==> flow/design.v <==
module mux32
  (
   input [4:0] sel_i,
   input [31:0] data_i,
   output data_o
   );
   genvar i;
   wire [1:0] data_mux16_w;
   wire       data_mux32_w;
   assign data_mux32_w = (sel_i[4]) ? data_mux16_w[1] : data_mux16_w[0];
   assign data_o = data_mux32_w;
generate
   for(i=0;i<2;i=i+1)
     begin : mux16
	mux16 mux16
	 (
	  .sel_i(sel_i[3:0]),
	  .data_i(data_i[(i*16+15)-:16]),
	  .data_o(data_mux16_w[i])
	  );
     end 
endgenerate  
endmodule
module mux16
  (
   input [3:0] 	sel_i,
   input [15:0] data_i,
   output 	data_o
   );
   genvar 	i;
   wire [3:0] 	data_mux4_w;
   wire [1:0] 	data_mux8_w;
   wire 	data_mux16_w;
   assign data_mux8_w[0] = (sel_i[2]) ? data_mux4_w[1] : data_mux4_w[0];
   assign data_mux8_w[1] = (sel_i[2]) ? data_mux4_w[3] : data_mux4_w[2];
   assign data_mux16_w = (sel_i[3]) ? data_mux8_w[1] : data_mux8_w[0];
generate
   for(i=0;i<4;i=i+1)
     begin : mux4
	mux4 mux4
	 (
	  .sel_i(sel_i[1:0]),
	  .data_i(data_i[(i*4+3)-:4]),
	  .data_o(data_mux4_w[i])
	  );
     end 
endgenerate
   assign data_o = data_mux16_w;
endmodule
module mux4
  (
   input [1:0] sel_i,
   input [3:0] data_i,
   output data_o
   );
   reg 	  data_v;
   always @(*)
     case(sel_i)
       2'b00 : data_v = data_i[0];
       2'b01 : data_v = data_i[1];
       2'b10 : data_v = data_i[2];
       2'b11 : data_v = data_i[3];
     endcase
   assign data_o = data_v;
endmodule
module registers_32x32
  (
   input       clk_i,
   input       reset_ni,
   input       write_enable_i,
   input [4:0] register_addr_a_i,
   input [4:0] register_addr_b_i,
   input [4:0] register_write_i,
   input [31:0] write_data_i,
   output [31:0] read_data_a_o,
   output [31:0] read_data_b_o
   );
   integer 	 i;
   wire [4:0] 	 enable_data_w;
   reg 		 enable_register_v [1:31];
   reg [31:0] 	 register [1:31];
   assign enable_data_w = register_write_i & {5{write_enable_i}};
   always @(*)
     begin
	for(i=1;i<32;i=i+1)
	  begin
	     enable_register_v[i] = 1'b0;
	  end
	for(i=1;i<32;i=i+1)
	  begin
	     if (enable_data_w == i) enable_register_v[i] = 1'b1;
	  end 
     end 
   always @(posedge clk_i or negedge reset_ni)
     begin
	if (!reset_ni)
	  for(i=1;i<32;i=i+1)
	    begin
	       register[i] <= 32'b0;
	    end
	else
	  for(i=1;i<32;i=i+1)
	    begin
	       if (enable_register_v[i])
		 begin
		    register[i] <= write_data_i;
		 end
	    end 
     end 
   wire [31:0] decoded_read_a_data_w;
   wire [31:0] decoded_read_b_data_w;
   genvar      j;
generate
   for(j=0;j<32;j=j+1)
     begin : multiplexer
	mux32 mux32_a
	 (
	  .sel_i(register_addr_a_i),
	  .data_i({register[31][j],
		   register[30][j],
		   register[29][j],
		   register[28][j],
		   register[27][j],
		   register[26][j],
		   register[25][j],
		   register[24][j],
		   register[23][j],
		   register[22][j],
		   register[21][j],
		   register[20][j],
		   register[19][j],
		   register[18][j],
		   register[17][j],
		   register[16][j],
		   register[15][j],
		   register[14][j],
		   register[13][j],
		   register[12][j],
		   register[11][j],
		   register[10][j],
		   register[9][j],
		   register[8][j],
		   register[7][j],
		   register[6][j],
		   register[5][j],
		   register[4][j],
		   register[3][j],
		   register[2][j],
		   register[1][j],
		   1'b0}),
	  .data_o(decoded_read_a_data_w[j])
	  );
	mux32 mux32_b
	 (
	  .sel_i(register_addr_b_i),
	  .data_i({register[31][j],
		   register[30][j],
		   register[29][j],
		   register[28][j],
		   register[27][j],
		   register[26][j],
		   register[25][j],
		   register[24][j],
		   register[23][j],
		   register[22][j],
		   register[21][j],
		   register[20][j],
		   register[19][j],
		   register[18][j],
		   register[17][j],
		   register[16][j],
		   register[15][j],
		   register[14][j],
		   register[13][j],
		   register[12][j],
		   register[11][j],
		   register[10][j],
		   register[9][j],
		   register[8][j],
		   register[7][j],
		   register[6][j],
		   register[5][j],
		   register[4][j],
		   register[3][j],
		   register[2][j],
		   register[1][j],
		   1'b0}),
	  .data_o(decoded_read_b_data_w[j])
	  );
     end 
endgenerate 
   assign read_data_a_o = decoded_read_a_data_w;
   assign read_data_b_o = decoded_read_b_data_w;
endmodule 
# --- Tool chain data of registers_32x32 ---
# The steps from the RTL of registers_32x32 to its reports follow in flow order.
# Line numbers count from 1 in the design file above.
# Library cell names are shortened.
inputs:
  design: "registers_32x32"
  clk_port: "clk_i"
  library: "sky130hd"
  pvt_corner: "tt_025C_1v80"

# --- Word level ---
# Source: Yosys, flattened and elaborated. Widths are those after wreduce; folded enables and synchronous resets count as part of the registers. Registers that Yosys merges into a memory's read port (data or address) are not register bits. Print and check cells do not count. Equal cells are merged and count once.
classes:
  n_addsub: 0
  mul: 0
  div: 0
  compare: 0
  equal: 37
  shifts: 0
  muxes: 991
  n_logic: 1
  reduce_and_logical: 2
op_table:
  columns: ["op", "n"]
  rows:
  - ["1-bit case mux with 4-bit select", 512]
  - ["1-bit two-way mux", 479]
  - ["5-bit == test (second input constant)", 16]
  - ["5-bit by 4-bit == test with 1-bit output (second input constant)", 8]
  - ["5-bit by 3-bit == test with 1-bit output (second input constant)", 4]
  - ["5-bit by 2-bit == test with 1-bit output (second input constant)", 2]
  - ["2-bit == test (second input constant)", 4]
  - ["5-bit by 1-bit == test with 1-bit output (second input constant)", 1]
  - ["5-bit AND", 1]
  - ["2-bit by 1-bit == test with 1-bit output (second input constant)", 2]
  - ["2-bit logical NOT", 2]
word_totals:
  ff_bits: 992
  latchBits: 0
  mem_bits_rw: 0
  romBits: 0
  clocked_rd_ports_x_width: 0
  n_memories: 0
  input_bits: 50
  out_inout_bits: 64

# --- Logic depth ---
# Depth = most cells in a row (Yosys ltp): at word level without a register or memory, in the mapped netlist without a sequential cell, where the memories' decode and read muxes count.
depth:
  ltp_word: 5
  ABC_AREA: 0
  ltp_mapped: 10
  depth_no_buf: 4

# --- Synthesis result ---
# Source: synth_stat.txt of the flow (Yosys; design flattened, memories mapped). It holds for the ABC_AREA given above (unset counts as 0); a run with the other value may have another netlist.
# The area totals of this step are shown rounded.
by_type:
  columns: ["type", "n", "area_total_um2"]
  rows:
  - ["dfrtp_1", 992, 2.48E+04]
  - ["mux2_2", 1395, 1.57E+04]
  - ["mux4_2", 161, 3.63E+03]
  - ["mux2i_1", 158, 1.58E+03]
  - ["buf_4", 120, 900.864]
  - ["o221ai_1", 95, 832.048]
  - ["clkbuf_1", 216, 810.778]
  - ["o22ai_1", 127, 794.512]
  - ["buf_2", 155, 775.744]
  - ["o211a_1", 63, 630.605]
  - ["a221oi_1", 64, 560.538]
  - ["mux2_1", 47, 529.258]
  - ["o211ai_1", 65, 487.968]
  - ["a211oi_1", 62, 465.446]
  - ["nand2b_1", 66, 412.896]
  - ["nor2b_1", 65, 406.64]
  - ["o21ai_0", 65, 325.312]
  - ["a221o_1", 31, 310.298]
# Other cell types: 41; their cells: 262.
synth_totals:
  stdcells: 4209
  yosys_area_um2: 55930
  seqArea_um2: 24820
  ff_cells: 992
  buffers: 518
# The figures by module come from a second, unflattened synthesis with its own total; it is not the netlist above.
hier_totals:
  cells_unflattened: 2928
  hier_area_um2: 52470
# Each row is one instance without its submodules.
modules:
  columns: ["mod", "n_inst", "n_cells", "mod_area_um2", "seq_area_um2"]
  rows:
  - ["registers_32x32", 1, 2224, 37090, 24820]
  - ["mux4", 512, 1, 22.5, 0.0]
  - ["mux16", 128, 1, 22.5, 0.0]
  - ["mux32", 64, 1, 15.0, 0.0]

# --- Timing after synthesis ---
# Path of least setup slack by OpenSTA after synthesis, without wires, with an ideal clock, recovery checks aside; 20% of the period is set as input and as output delay. Where synthesis merged equal registers, the netlist keeps one of their names.
synth_path:
  kind: "in2out"
  start: "input register_addr_a_i[0]"
  end: "output read_data_a_o[22]"
  tclk_ns: 6.0
  input_delay_ns: 1.200
  t_first_pin_ns: 1.200
  arrival_time_ns: 2.707
  required_ns: 4.800
  path_slack_ns: 2.093
  path_delay_ns: 1.507
  stages: 9
  path_buffers: 5
  synth_period_reached_ns: 3.907
# "path_delay_ns" is the arrival time less input delay plus setup time.
# A path that ends at an output port has no setup time.
# "stages" counts driving pins, that of a launching flip-flop among them; a cell with two outputs on the path counts twice.
# "synth_period_reached_ns" = period - worst setup slack (recovery checks aside). The figure is calculated, with input and output delays left at 20% of the set period.
# Between the ends stands the longest chain of elaborated cells between them, by number of cells; it is not shown to be the way that was timed. Of several equally long chains one is given.
# Each line given opens the expression or statement behind the cell; cells for indexed reads and writes are added by Yosys, which also makes memories of some case tables.
synth_via:
  cell_sequence: "buf_2 buf_6 buf_4 buf_2 mux2_2 o211ai_1 o21ai_0 o211a_1 buf_4"
  elab_chain_cells: 5
  cells_between: 19
  classes_between: "eq/ne (3); mux (15); reduce/logical (1)"
synth_lines:
  columns: ["element", "line_no", "rtl"]
  rows:
  - ["start: declaration", 71, "input [4:0] register_addr_a_i,"]
  - ["2-bit == test", 58, "case(sel_i)"]
  - ["1-bit case mux with 4-bit select", 58, null]
  - ["1-bit two-way mux", 34, "assign data_mux8_w[0] = (sel_i[2]) ? data_mux4_w[1] : data_mux4_w[0];"]
  - ["1-bit two-way mux", 36, "assign data_mux16_w = (sel_i[3]) ? data_mux8_w[1] : data_mux8_w[0];"]
  - ["1-bit two-way mux", 10, "assign data_mux32_w = (sel_i[4]) ? data_mux16_w[1] : data_mux16_w[0];"]
  - ["end: declaration", 75, "output [31:0] read_data_a_o,"]

# --- Path in the finished layout ---
# From the final timing report of run 1: the path of least setup slack in the routed layout; clock arrival at registers is part of the times.
layout_path:
  kind: "in2out"
  start: "input register_addr_a_i[1]"
  end: "output read_data_a_o[27]"
  tclk_ns: 6.0
  input_delay_ns: 1.20
  t_first_pin_ns: 1.20
  arrival_time_ns: 4.98
  required_ns: 4.80
  path_slack_ns: -0.18
  stages: 9
  path_buffers: 6
# Between the ends stands the longest chain of elaborated cells between them, by number of cells; it is not shown to be the way that was timed. Of several equally long chains one is given.
layout_via:
  cell_sequence: "clkdlybuf4s50_1 buf_2 buf_2 clkbuf_2 a221oi_1 nor4_1 o211a_1 buf_4 clkdlybuf4s50_1"
  elab_chain_cells: 5
  cells_between: 19
  classes_between: "eq/ne (3); mux (15); reduce/logical (1)"
layout_lines:
  columns: ["element", "line_no", "rtl"]
  rows:
  - ["start: declaration", 71, "input [4:0] register_addr_a_i,"]
  - ["2-bit == test", 58, "case(sel_i)"]
  - ["1-bit case mux with 4-bit select", 58, null]
  - ["1-bit two-way mux", 34, "assign data_mux8_w[0] = (sel_i[2]) ? data_mux4_w[1] : data_mux4_w[0];"]
  - ["1-bit two-way mux", 36, "assign data_mux16_w = (sel_i[3]) ? data_mux8_w[1] : data_mux8_w[0];"]
  - ["1-bit two-way mux", 10, "assign data_mux32_w = (sel_i[4]) ? data_mux16_w[1] : data_mux16_w[0];"]
  - ["end: declaration", 75, "output [31:0] read_data_a_o,"]

==> results <==
Top module registers_32x32; platform sky130hd; tools Yosys and OpenROAD; 2 stored runs in no particular order. Input and output delays are each 20% of the period that was set; the output load is 0.01 pF.
"achieved_clock_period_ns" = clock period - worst setup slack. The figure is calculated, with input and output delays left at 20% of the set period.
"timing.worst_path_ns" is the time allowed to the run's worst setup path (the clock period less input and output delay, where it has them) less its slack. Clock arrival times count: a late capture clock shortens it, a late launch clock lengthens it.
"power_total_mw" is the tool's figure for a default switching activity; nothing was simulated.
Values from the reports are rounded here.

--- run 1 ---
==> flow/run.sh <==
#!/bin/bash
# the make line also repeats the synthesis and layout settings of config.mk as NAME=value (left out here)
make -C /OpenROAD-flow-scripts/flow DESIGN_CONFIG=/design/flow/config.mk WORK_HOME=/design/flow/orfs CLKGATE_MAP_FILE= finish
==> flow/config.mk <==
export PLATFORM = sky130hd
export DESIGN_NAME = registers_32x32
export DESIGN_NICKNAME = registers_32x32
export VERILOG_FILES = /design/flow/design.v
export SDC_FILE = /design/flow/constraint.sdc
export NUM_CORES = 4
export LEC_CHECK = 0
export CAP_MARGIN = 15
export CELL_PAD_IN_SITES_DETAIL_PLACEMENT = 2
export CORE_ASPECT_RATIO = 1.69
export CORE_MARGIN = 2
export CORE_UTILIZATION = 35
export CTS_CLUSTER_DIAMETER = 265
export CTS_CLUSTER_SIZE = 59
export GPL_ROUTABILITY_DRIVEN = 0
export GPL_TIMING_DRIVEN = 0
export MIN_ROUTING_LAYER = met2
export PLACE_DENSITY_LB_ADDON = 0.07
export SLEW_MARGIN = 15
export TNS_END_PERCENT = 65
==> flow/constraint.sdc <==
create_clock -name core_clock -period 6.0 [get_ports {clk_i}]
set_input_delay 1.2000 -clock core_clock [delete_from_list [all_inputs] [get_ports {clk_i}]]
set_output_delay 1.2000 -clock core_clock [all_outputs]
set_load 0.01 [all_outputs]

==> results, as YAML <==
results:
  final_die_area_um2: 163100
  achieved_clock_period_ns: 6.184
  setup_ws_ns: -0.184
  finalCellArea_um2: 61280
  synth_area_um2: 55930
  power_total_mw: 16.40
  finalUtil_frac: 0.386
  timing.worst_path_ns: 3.78
  path_kind: "in2out"
  total_negative_slack_ns: -2.638

--- run 2 ---
==> flow/run.sh <==
#!/bin/bash
# the make line also repeats the synthesis and layout settings of config.mk as NAME=value (left out here)
make -C /OpenROAD-flow-scripts/flow DESIGN_CONFIG=/design/flow/config.mk WORK_HOME=/design/flow/orfs CLKGATE_MAP_FILE= finish
==> flow/config.mk <==
export PLATFORM = sky130hd
export DESIGN_NAME = registers_32x32
export DESIGN_NICKNAME = registers_32x32
export VERILOG_FILES = /design/flow/design.v
export SDC_FILE = /design/flow/constraint.sdc
export NUM_CORES = 4
export LEC_CHECK = 0
export CAP_MARGIN = 20
export CORE_MARGIN = 2
export CORE_UTILIZATION = 40
export SETUP_SLACK_MARGIN = -0.46
export SLEW_MARGIN = 20
==> flow/constraint.sdc <==
create_clock -name core_clock -period 5.74 [get_ports {clk_i}]
set_input_delay 1.1480 -clock core_clock [delete_from_list [all_inputs] [get_ports {clk_i}]]
set_output_delay 1.1480 -clock core_clock [all_outputs]
set_load 0.01 [all_outputs]

==> results, as YAML <==
results:
  power_total_mw: 20.41
  finalCellArea_um2: 62230
  total_negative_slack_ns: -0.025
  timing.worst_path_ns: 3.47
  path_kind: "in2out"
  achieved_clock_period_ns: 5.765
  finalUtil_frac: 0.447
  final_die_area_um2: 142800
  synth_area_um2: 55930
  setup_ws_ns: -0.025
